==> flow/design.v <==
module shifter(in, shift, out);
  input [15:0] in;
  input [1:0] shift;
  output reg [15:0] out;
  always @(*) begin
    case(shift)
      2'b00: out = in;   
      2'b01: out = in << 1;   
      2'b10: out = in >> 1;   
      2'b11: out = {in[15], in[15:1]};   
      default: out = {16{1'bx}};    
    endcase
  end
endmodule
module ALU(ain, bin, alu_op, out, status);
  input [15:0] ain, bin;
  input [1:0] alu_op;
  output [15:0] out;
  output [2:0] status;
  ALU_result result(ain, bin, alu_op, out);  
  ALU_status result_status(ain, bin, out, status);  
endmodule
module ALU_result(ain, bin, alu_op, out);
  input [15:0] ain, bin;
  input [1:0] alu_op;
  output reg [15:0] out;
  always @(*) begin
    case(alu_op)
      2'b00: out = ain + bin;   
      2'b01: out = ain - bin;   
      2'b10: out = ain & bin;   
      2'b11: out = ~bin;        
      default: out = {16{1'bx}};   
    endcase
  end
endmodule
module ALU_status(ain, bin, alu_result, status);
  input [15:0] ain, bin, alu_result;
  output [2:0] status;
  assign status = {ain[15] & bin[15] & ~alu_result[15],   
                   alu_result[15],         
                   alu_result == 16'b0};   
endmodule
module Load_enabled_register(clk, load, in, out);
  parameter width = 16;  
  input clk, load;
  input [width-1:0] in;
  output [width-1:0] out; 
  reg [width-1:0] out;  
  wire[width-1:0] next_out = load ? in : out;
  always @(posedge clk) begin
    out <= next_out;   
  end
endmodule
module Decoder(in, out);
  parameter in_width = 3;
  parameter out_width = 8;
  input [in_width-1:0] in;
  output [out_width-1:0] out;
  wire [out_width-1:0] out = 1 << in; 
endmodule
module MUX_2in_binary(in1, in0, select, out);
  parameter width = 16;   
  input [width-1:0] in1, in0;
  input select;
  output reg [width-1:0] out;
  always @(*) begin
    case(select)
      1'b0: out = in0;
      1'b1: out = in1;
      default: out = {width{1'bx}};   
    endcase
  end
endmodule
module MUX_4in_binary(in3, in2, in1, in0, select, out);
  parameter width = 16;   
  input [width-1:0] in3, in2, in1, in0;
  input [1:0] select;
  output reg [width-1:0] out;
  always @(*) begin
    case(select)
      2'b00: out = in0;
      2'b01: out = in1;
      2'b10: out = in2;
      2'b11: out = in3;
      default: out = {width{1'bx}};   
    endcase
  end
endmodule
module MUX_8in(in7, in6, in5, in4, in3, in2, in1, in0, select, out);
  parameter width = 16;  
  input [width-1:0] in7, in6, in5, in4, in3, in2, in1, in0;
  input [7:0] select;
  output reg [width-1:0] out;
  always @(*) begin
    case(select)
      8'b00000001: out = in0;
      8'b00000010: out = in1;
      8'b00000100: out = in2;
      8'b00001000: out = in3;
      8'b00010000: out = in4;
      8'b00100000: out = in5;
      8'b01000000: out = in6;
      8'b10000000: out = in7;
      default: out = {width{1'bx}};  
    endcase
  end
endmodule
module Register_file(clk, data_in, write, writenum, readnum, data_out);
  input clk, write;   
  input [2:0] writenum, readnum;   
  input [15:0] data_in;  
  output [15:0] data_out;  
  wire [7:0] decoded_writenum;
  Decoder #(3, 8) decoder_write(writenum, decoded_writenum);
  wire [15:0] R0, R1, R2, R3, R4, R5, R6, R7; 
  Load_enabled_register #(16) R0_reg(clk, write & decoded_writenum[0], data_in, R0);
  Load_enabled_register #(16) R1_reg(clk, write & decoded_writenum[1], data_in, R1);
  Load_enabled_register #(16) R2_reg(clk, write & decoded_writenum[2], data_in, R2);
  Load_enabled_register #(16) R3_reg(clk, write & decoded_writenum[3], data_in, R3);
  Load_enabled_register #(16) R4_reg(clk, write & decoded_writenum[4], data_in, R4);
  Load_enabled_register #(16) R5_reg(clk, write & decoded_writenum[5], data_in, R5);
  Load_enabled_register #(16) R6_reg(clk, write & decoded_writenum[6], data_in, R6);
  Load_enabled_register #(16) R7_reg(clk, write & decoded_writenum[7], data_in, R7);
  wire [7:0] decoded_readnum;
  Decoder #(3, 8) decoder_read(readnum, decoded_readnum);
  MUX_8in #(16) output_multiplexer(R7, R6, R5, R4, R3, R2, R1, R0, decoded_readnum, data_out);
endmodule
module datapath(clk,  
                readnum, vsel, loada, loadb,   
                shift, asel, bsel, ALUop, loadc, loads, sximm5,  
                writenum, write, sximm8, mdata, PC,  
                status, datapath_out  
              );
   input clk, write, asel, bsel, loada, loadb, loadc, loads;
   input [2:0] readnum, writenum;
   input [1:0] ALUop, shift, vsel;
   input [15:0] mdata, sximm8, sximm5;
   input [7:0] PC;
   output [2:0] status;
   output [15:0] datapath_out;  
   wire [15:0] reg_data_in;   
   wire [15:0] reg_data_out;
   Register_file REGFILE(clk, reg_data_in, write, writenum, readnum, reg_data_out);
   wire [15:0] pipeline_reg_A_out, pipeline_reg_B_out;
   Load_enabled_register #(16) pipeline_reg_A(clk, loada, reg_data_out, pipeline_reg_A_out);
   Load_enabled_register #(16) pipeline_reg_B(clk, loadb, reg_data_out, pipeline_reg_B_out);
   wire [15:0] pipeline_reg_B_out_shifted;
   shifter shift_reg_B(pipeline_reg_B_out, shift, pipeline_reg_B_out_shifted);
   wire [15:0] source_operand_A_out, source_operand_B_out;
   MUX_2in_binary source_operand_A(16'b0, pipeline_reg_A_out, asel, source_operand_A_out);
   MUX_2in_binary source_operand_B(sximm5, pipeline_reg_B_out_shifted, bsel, source_operand_B_out);
   wire [15:0] alu_out;
   wire[2:0] alu_status;
   ALU alu_block(source_operand_A_out, source_operand_B_out, ALUop, alu_out, alu_status);
   Load_enabled_register #(3) status_register(clk, loads, alu_status, status);
   Load_enabled_register #(16) pipeline_reg_C(clk, loadc, alu_out, datapath_out);
   MUX_4in_binary writeback_mux(mdata, sximm8, {8'b0, PC}, datapath_out, vsel, reg_data_in);
endmodule
module vDFF(clk,D,Q);
  parameter n=1;
  input clk;
  input [n-1:0] D;
  output [n-1:0] Q;
  reg [n-1:0] Q;
  always @(posedge clk)
    Q <= D;
endmodule
module cpu(clk,reset,s,load,in,out,N,V,Z,w);
  input clk, reset, s, load;
  input [15:0] in;
  output [15:0] out;
  output N, V, Z, w;
  wire [15:0] inst_reg_out;
  Load_enabled_register #(16) instruction_register(clk, load, in, inst_reg_out);
  wire [2:0] nsel, opcode, readnum, writenum;
  wire [1:0] op, ALUop, shift;
  wire [15:0] sximm5, sximm8;
  Inst_dec instruction_decoder(inst_reg_out, nsel, opcode, op, ALUop, sximm5, sximm8, shift, readnum, writenum);
  wire [1:0] vsel;
  wire loada, loadb, asel, bsel, loadc, loads, write; 
  Controller datapath_controller(clk, s, reset, opcode, op, w, loada, loadb, loadc, loads, asel, bsel, vsel, nsel, write);
  datapath DP(.clk(clk),  
                .readnum(readnum), .vsel(vsel), .loada(loada), .loadb(loadb),   
                .shift(shift), .asel(asel), .bsel(bsel), .ALUop(ALUop), .loadc(loadc), .loads(loads), .sximm5(sximm5),  
                .writenum(writenum), .write(write), .sximm8(sximm8), .mdata(16'b0), .PC(8'b0),  
                .status({V, N, Z}), .datapath_out(out)  
              );
endmodule
module Inst_dec(inst_reg, nsel, opcode, op, ALUop, sximm5, sximm8, shift, readnum, writenum);
  input [15:0] inst_reg;
  input [2:0] nsel;
  output [2:0] opcode, readnum, writenum;
  output [1:0] op, ALUop, shift;
  output [15:0] sximm5, sximm8;
  assign opcode = inst_reg[15:13];
  assign op = inst_reg[12:11];
  assign ALUop = op;  
  assign sximm5 = { {11{inst_reg[4]}}, inst_reg[4:0] };   
  assign sximm8 = { {8{inst_reg[7]}}, inst_reg[7:0] };    
  assign shift = inst_reg[4:3];
  assign readnum = (nsel == 3'b001) ? inst_reg[10:8]   
                 : (nsel == 3'b010) ? inst_reg[7:5]    
                 : (nsel == 3'b100) ? inst_reg[2:0]    
                 : 3'bxxx;
  assign writenum = readnum;
endmodule
module Controller(clk, s, reset, opcode, op, w, loada, loadb, loadc, loads, asel, bsel, vsel, nsel, write);
  input clk, s, reset;
  input [2:0] opcode;
  input [1:0] op;
  output w, loada, loadb, loadc, loads, asel, bsel, write;
  output [2:0] nsel;
  output [1:0] vsel;
  wire [2:0] present_state, next_state;
  wire [2:0] next_state_reset = reset ? 3'b000 : next_state;
  reg [15:0] next;
  vDFF #(3) clk_state(clk, next_state_reset, present_state);
  always @(*) begin
    casex({s, opcode, op, present_state})
      {6'b0xxxxx, 3'b000}: next = {3'b000, 13'b1000000000000};   
      {6'b1xxxxx, 3'b000}: next = {3'b001, 13'b1000000000000};  
      {6'bx11010, 3'b001}: next = {3'b101, 13'b0};  
      {6'bx10101, 3'b001}, {6'bx101x0, 3'b001}: next = {3'b010, 13'b0};  
      {6'bx11000, 3'b001}, {6'bx10111, 3'b001}: next = {3'b011, 13'b0};  
      {6'bxxxxxx, 3'b010}: next = {3'b011, 13'b0100000000010};  
      {6'bxxxxxx, 3'b011}: next = {3'b100, 13'b0010000001000};  
      {6'bx11000, 3'b100}: next = {3'b101, 13'b0001010000000};  
      {6'bx10111, 3'b100}, {6'bx101x0, 3'b100}: next = {3'b101, 13'b0001000000000};  
      {6'bx10101, 3'b100}: next = {3'b000, 13'b0000100000000};  
      {6'bx11010, 3'b101}: next = {3'b000, 13'b0000000100011};  
      {6'bxxxxxx, 3'b101}: next = {3'b000, 13'b0000000000101};  
      default: next = {16{1'bx}};
   endcase
  end
  assign {next_state, w, loada, loadb, loadc, loads, asel, bsel, vsel, nsel, write} = next;
endmodule
From RTL to reports: cpu --
The steps from the RTL of cpu to its reports follow in flow order. Lines are those of the file above, counted from 1. Operators: Yosys type, input widths -> output width; for muxes data width and select width s. Library cell names are shortened. Not given: -
Set-up: top module cpu, clock port clk, standard-cell library sky130hd, library corner tt_025C_1v80

Elaborated design --
Yosys after proc, flatten, opt, wreduce and memory -nomap, before mapping. Memory bits, and registers merged into a memory's read port (data or address), are not among the register bits. Print and check cells are not counted. Equal cells are merged and count once.
Operators by class: add/sub/neg operators 2, equality and inequality tests 34, shift-type cells 1, mux-type cells 11, bitwise gates (word level) 15, reduce/logical cells 9
Operator list (number):
- $pmux 16 s11 | 1
- $pmux 16 s8 | 1
- $pmux 16 s4 | 2
- $eq 8x8->1 const B | 9
- $pmux 16 s2 | 2
- $pmux 16 s3 | 1
- $add 16x16->16 | 1
- $sub 16x16->16 | 1
- $and 16x16->16 | 1
- $not 16->16 | 1
- $logic_not 16->1 | 1
- $mux 16 | 1
- $eq 7x7->1 const B | 2
- $eq 2x2->1 const B | 6
- $and 1x1->1 | 10
- $eq 3x2->1 const B | 3
- $mux 3 | 3
- $shl 2x3->8 const A | 1
- $reduce_or 2->1 | 4
- $eq 8x1->1 const B | 1
- $eq 8x2->1 const B | 1
- $eq 8x3->1 const B | 1
- $eq 8x4->1 const B | 1
- $eq 8x5->1 const B | 1
- $eq 8x6->1 const B | 1
- $eq 8x7->1 const B | 1
- $eq 2x1->1 const B | 3
- $logic_not 2->1 | 3
Not listed: further kinds 5, cells in them 8.
Storage and ports: bits in registers 198, input bits 20, output and inout bits 20, elaborated cells 86

Depth --
Yosys ltp: most cells in a row. Word level: on the elaborated netlist, between registers, memories and ports. Mapped: between sequential cells and ports; inverters and the memories' decode and read muxes count.
Logic depth: word-level depth 10, ABC_AREA 0, mapped depth 22, mapped depth without buffers 18

Mapped cells and area --
Source: synth_stat.txt of the flow (Yosys; design flattened, memories mapped). It holds for the ABC_AREA given above (unset counts as 0); a run with the other value may have another netlist. The area totals of this step are shown rounded.
Cells by type:
- edfxtp_1 | number 195, area in all 5.86E+03 µm²
- nand2_1 | number 105, area in all 394.128 µm²
- mux4_2 | number 16, area in all 360.346 µm²
- mux2i_1 | number 34, area in all 340.326 µm²
- a21oi_1 | number 39, area in all 195.187 µm²
- nor2_1 | number 52, area in all 195.187 µm²
- ha_1 | number 15, area in all 187.68 µm²
- o21ai_0 | number 27, area in all 135.13 µm²
- and2_1 | number 17, area in all 106.352 µm²
- a21o_1 | number 14, area in all 105.101 µm²
- xor2_1 | number 11, area in all 96.342 µm²
- xnor3_1 | number 4, area in all 90.086 µm²
- nand3_1 | number 17, area in all 85.082 µm²
- nor3_1 | number 16, area in all 80.077 µm²
- xnor2_1 | number 9, area in all 78.826 µm²
- clkbuf_1 | number 20, area in all 75.072 µm²
- nand2b_1 | number 11, area in all 68.816 µm²
- buf_2 | number 13, area in all 65.062 µm²
Other cell types: 71; their cells: 179.
Mapped netlist: cells in the netlist 794, mapped area 9980 µm², sequential part of the area 5920 µm², flip-flop cells 198, buffer cells 44
By module: a second synthesis without flattening, with its own total; a netlist apart from the flattened one above.
Second synthesis, totals: cells (unflattened synthesis) 778, area total of the unflattened synthesis 10500 µm²
Each row is one instance without its submodules.
By module:
- Load_enabled_register (width=16) | times used 12, cells 16, area 480 µm², seq. area 480 µm²
- ALU_result | times used 1, cells 218, area 1440 µm², seq. area 0.0 µm²
- MUX_8in (width=16) | times used 1, cells 128, area 963 µm², seq. area 0.0 µm²
- MUX_2in_binary | times used 2, cells 18, area 249 µm², seq. area 0.0 µm²
- MUX_4in_binary | times used 1, cells 20, area 424 µm², seq. area 0.0 µm²
- Inst_dec | times used 1, cells 53, area 419 µm², seq. area 0.0 µm²
- shifter | times used 1, cells 51, area 355 µm², seq. area 0.0 µm²
- Controller | times used 1, cells 40, area 287 µm², seq. area 0.0 µm²
- Decoder | times used 2, cells 8, area 65.1 µm², seq. area 0.0 µm²
- Load_enabled_register (width=3) | times used 1, cells 3, area 90.1 µm², seq. area 90.1 µm²
- vDFF (n=3) | times used 1, cells 3, area 60.1 µm², seq. area 60.1 µm²
- Register_file | times used 1, cells 8, area 50.0 µm², seq. area 0.0 µm²
- ALU_status | times used 1, cells 8, area 48.8 µm², seq. area 0.0 µm²
- cpu | times used 1, cells 1, area 3.8 µm², seq. area 0.0 µm²
Further modules, not shown: 2.

Timing after synthesis --
Path of least setup slack by OpenSTA after synthesis, without wires, with an ideal clock, recovery checks aside; 20% of the period is set as input and as output delay. Where synthesis merged equal registers, the netlist keeps one of their names.
Path after synthesis: kind input -> register, from input s, to register DP.REGFILE.R1_reg.out[0], period 10.0 ns, external input delay 2.000 ns, library setup time 0.409 ns, launch time at the first pin 2.000 ns, arrival 4.996 ns, required time 9.591 ns, setup slack 4.595 ns, delay of the path 3.405 ns, driving pins on the path 9, path buffers 2, period reached after synthesis 5.405 ns
"delay of the path" = arrival - input delay + setup time. "driving pins on the path": output pins that drive a net of the path, with the launching flip-flop's if there is one; two outputs of one cell count as two. "period reached after synthesis" = period - worst setup slack (recovery checks aside). The figure is calculated, with input and output delays left at 20% of the set period. Between the ends stands the longest chain of elaborated cells between them, by number of cells; it is not shown to be the way that was timed. Of several equally long chains one is given. Each line given opens the expression or statement behind the cell; cells for indexed reads and writes are added by Yosys, which also makes memories of some case tables. The path ends at the enable pin of a flip-flop; only ways to that pin are counted.
On the way, after synthesis: path through o221a_2 > o2111ai_1 > nor4_2 > mux2i_1 > o21a_1 > clkbuf_1 > buf_2 > o21ai_0 > nor3_1, cells in the longest elaborated chain 8, elaborated cells between the ends (all ways) 11, source lines of those cells 6, classes of those cells eq/ne: 4; shift: 1; mux: 4; logic: 1; reduce/logical: 1
RTL lines, path after synthesis:
- from (decl) | line 170 | input clk, reset, s, load;
- $eq 4x4->1 | line 220 | casex({s, opcode, op, present_state})
- $pmux 16 s11 | line 220
- $eq 3x3->1 | line 204 | : (nsel == 3'b100) ? inst_reg[2:0]
- $mux 3 | line 204
- $mux 3 | line 203 | : (nsel == 3'b010) ? inst_reg[7:5]
- $mux 3 | line 202 | assign readnum = (nsel == 3'b001) ? inst_reg[10:8]
- $shl 2x3->8 | line 60 | wire [out_width-1:0] out = 1 << in;
- $and 1x1->1 | line 118 | Load_enabled_register #(16) R1_reg(clk, write & decoded_writenum[1], data_in, R1);
- to (assign) | line 52 | out <= next_out;
- to (decl) | line 48 | output [width-1:0] out;

Timing after layout --
From the final timing report of run A: the path of least setup slack in the routed layout; clock arrival at registers is part of the times.
Path post-layout: kind register -> register, from register instruction_register.out[11], to register DP.status_register.out[0], period 6.59 ns, library setup time 0.17 ns, launch time at the first pin 0.44 ns, arrival 5.90 ns, required time 6.86 ns, setup slack 0.95 ns, driving pins on the path 19, path buffers 3
Between the ends stands the longest chain of elaborated cells between them, by number of cells; it is not shown to be the way that was timed. Of several equally long chains one is given.
On the way, post-layout: path through edfxtp_1 > buf_2 > nand4bb_1 > or3_4 > buf_2 > clkbuf_1 > nand2_1 > ha_1 > inv_1 > fa_1 > a21o_1 > maj3_1 > a22oi_1 > nor4b_1 > nor3_2 > o2111ai_1 > a2111oi_0 > nand4bb_1 > nor4b_2, cells in the longest elaborated chain 8, elaborated cells between the ends (all ways) 28, source lines of those cells 8, classes of those cells add/sub: 2; eq/ne: 13; mux: 4; logic: 4; reduce/logical: 5
RTL lines, path post-layout:
- from (decl) | line 48 | output [width-1:0] out;
- from (assign) | line 52 | out <= next_out;
- $eq 8x8->1 | line 220 | casex({s, opcode, op, present_state})
- $reduce_or 2->1 | line 220
- $pmux 16 s11 | line 220
- $not 1->1 | line 68 | case(select)
- $pmux 16 s2 | line 68
- $sub 16x16->16 | line 30 | 2'b01: out = ain - bin;
- $pmux 16 s4 | line 28 | case(alu_op)
- $logic_not 16->1 | line 42 | alu_result == 16'b0};
- to (assign) | line 52
- to (decl) | line 48

FLOW RESULTS
============

Below are 4 stored runs of the flow (Yosys, OpenROAD; platform sky130hd) on cpu, each with its settings and what was measured, unordered. Constraints: input delay and output delay 20% of the set period each, output load 0.01 pF.
"achieved clock period" = clock period - worst setup slack. The figure is calculated, with input and output delays left at 20% of the set period.
"worst setup path time" means the part of the period allowed to the worst setup path (the constraints hold back 20% at inputs and 20% at outputs) less its slack; where the path has registers, the arrival times of their clocks count too.
"power": no workload was simulated; the value follows from the tool's default switching activity.
The measured numbers are rounded.
[run A] settings: ABC_AREA=0, CAP_MARGIN=0, CELL_PAD_IN_SITES_DETAIL_PLACEMENT=1, CELL_PAD_IN_SITES_GLOBAL_PLACEMENT=1, CORE_MARGIN=8, CORE_UTILIZATION=49, CTS_CLUSTER_SIZE=35, GPL_ROUTABILITY_DRIVEN=0, GPL_TIMING_DRIVEN=0, MIN_ROUTING_LAYER=met1, PLACE_DENSITY_LB_ADDON=0.21, SETUP_SLACK_MARGIN=-0.13, SLEW_MARGIN=5, period_ns=6.59
[run A] result: chip area after synthesis (Yosys) 9980 µm², die area 25200 µm², standard-cell area of the final layout 11400 µm², utilization 0.567, worst setup slack after layout 0.954 ns, total negative slack 0.000 ns, worst hold slack 0.637 ns, power 3050 µW, achieved clock period 5.636 ns, worst setup path time 5.64 ns, worst setup path kind register -> register
[run B] settings: CAP_MARGIN=40, CELL_PAD_IN_SITES_DETAIL_PLACEMENT=1, CELL_PAD_IN_SITES_GLOBAL_PLACEMENT=2, CORE_MARGIN=8, CORE_UTILIZATION=31, CTS_CLUSTER_DIAMETER=188, HOLD_SLACK_MARGIN=0.24, MIN_ROUTING_LAYER=met2, period_ns=10.0, SLEW_MARGIN=20
[run B] result: chip area after synthesis (Yosys) 9980 µm², die area 38200 µm², standard-cell area of the final layout 11500 µm², utilization 0.365, worst setup slack after layout 4.49 ns, total negative slack 0.000 ns, worst hold slack 0.683 ns, power 2050 µW, achieved clock period 5.506 ns, worst setup path time 5.51 ns, worst setup path kind register -> register
[run C] settings: CORE_UTILIZATION=40, period_ns=5.73, CAP_MARGIN=20, CORE_MARGIN=2, SLEW_MARGIN=20
[run C] result: chip area after synthesis (Yosys) 9980 µm², die area 26200 µm², standard-cell area of the final layout 11400 µm², utilization 0.466, worst setup slack after layout 1.08 ns, total negative slack 0.000 ns, worst hold slack 0.631 ns, power 3380 µW, achieved clock period 4.647 ns, worst setup path time 4.65 ns, worst setup path kind register -> register
[run D] settings: CAP_MARGIN=5, CELL_PAD_IN_SITES_DETAIL_PLACEMENT=2, CELL_PAD_IN_SITES_GLOBAL_PLACEMENT=2, CORE_MARGIN=8, CORE_UTILIZATION=38, PLACE_DENSITY=0.51, SETUP_SLACK_MARGIN=0.66, period_ns=8.13, SLEW_MARGIN=20
[run D] result: chip area after synthesis (Yosys) 9980 µm², die area 31700 µm², standard-cell area of the final layout 11400 µm², utilization 0.439, worst setup slack after layout 2.90 ns, total negative slack 0.000 ns, worst hold slack 0.611 ns, power 2510 µW, achieved clock period 5.225 ns, worst setup path time 5.23 ns, worst setup path kind register -> register
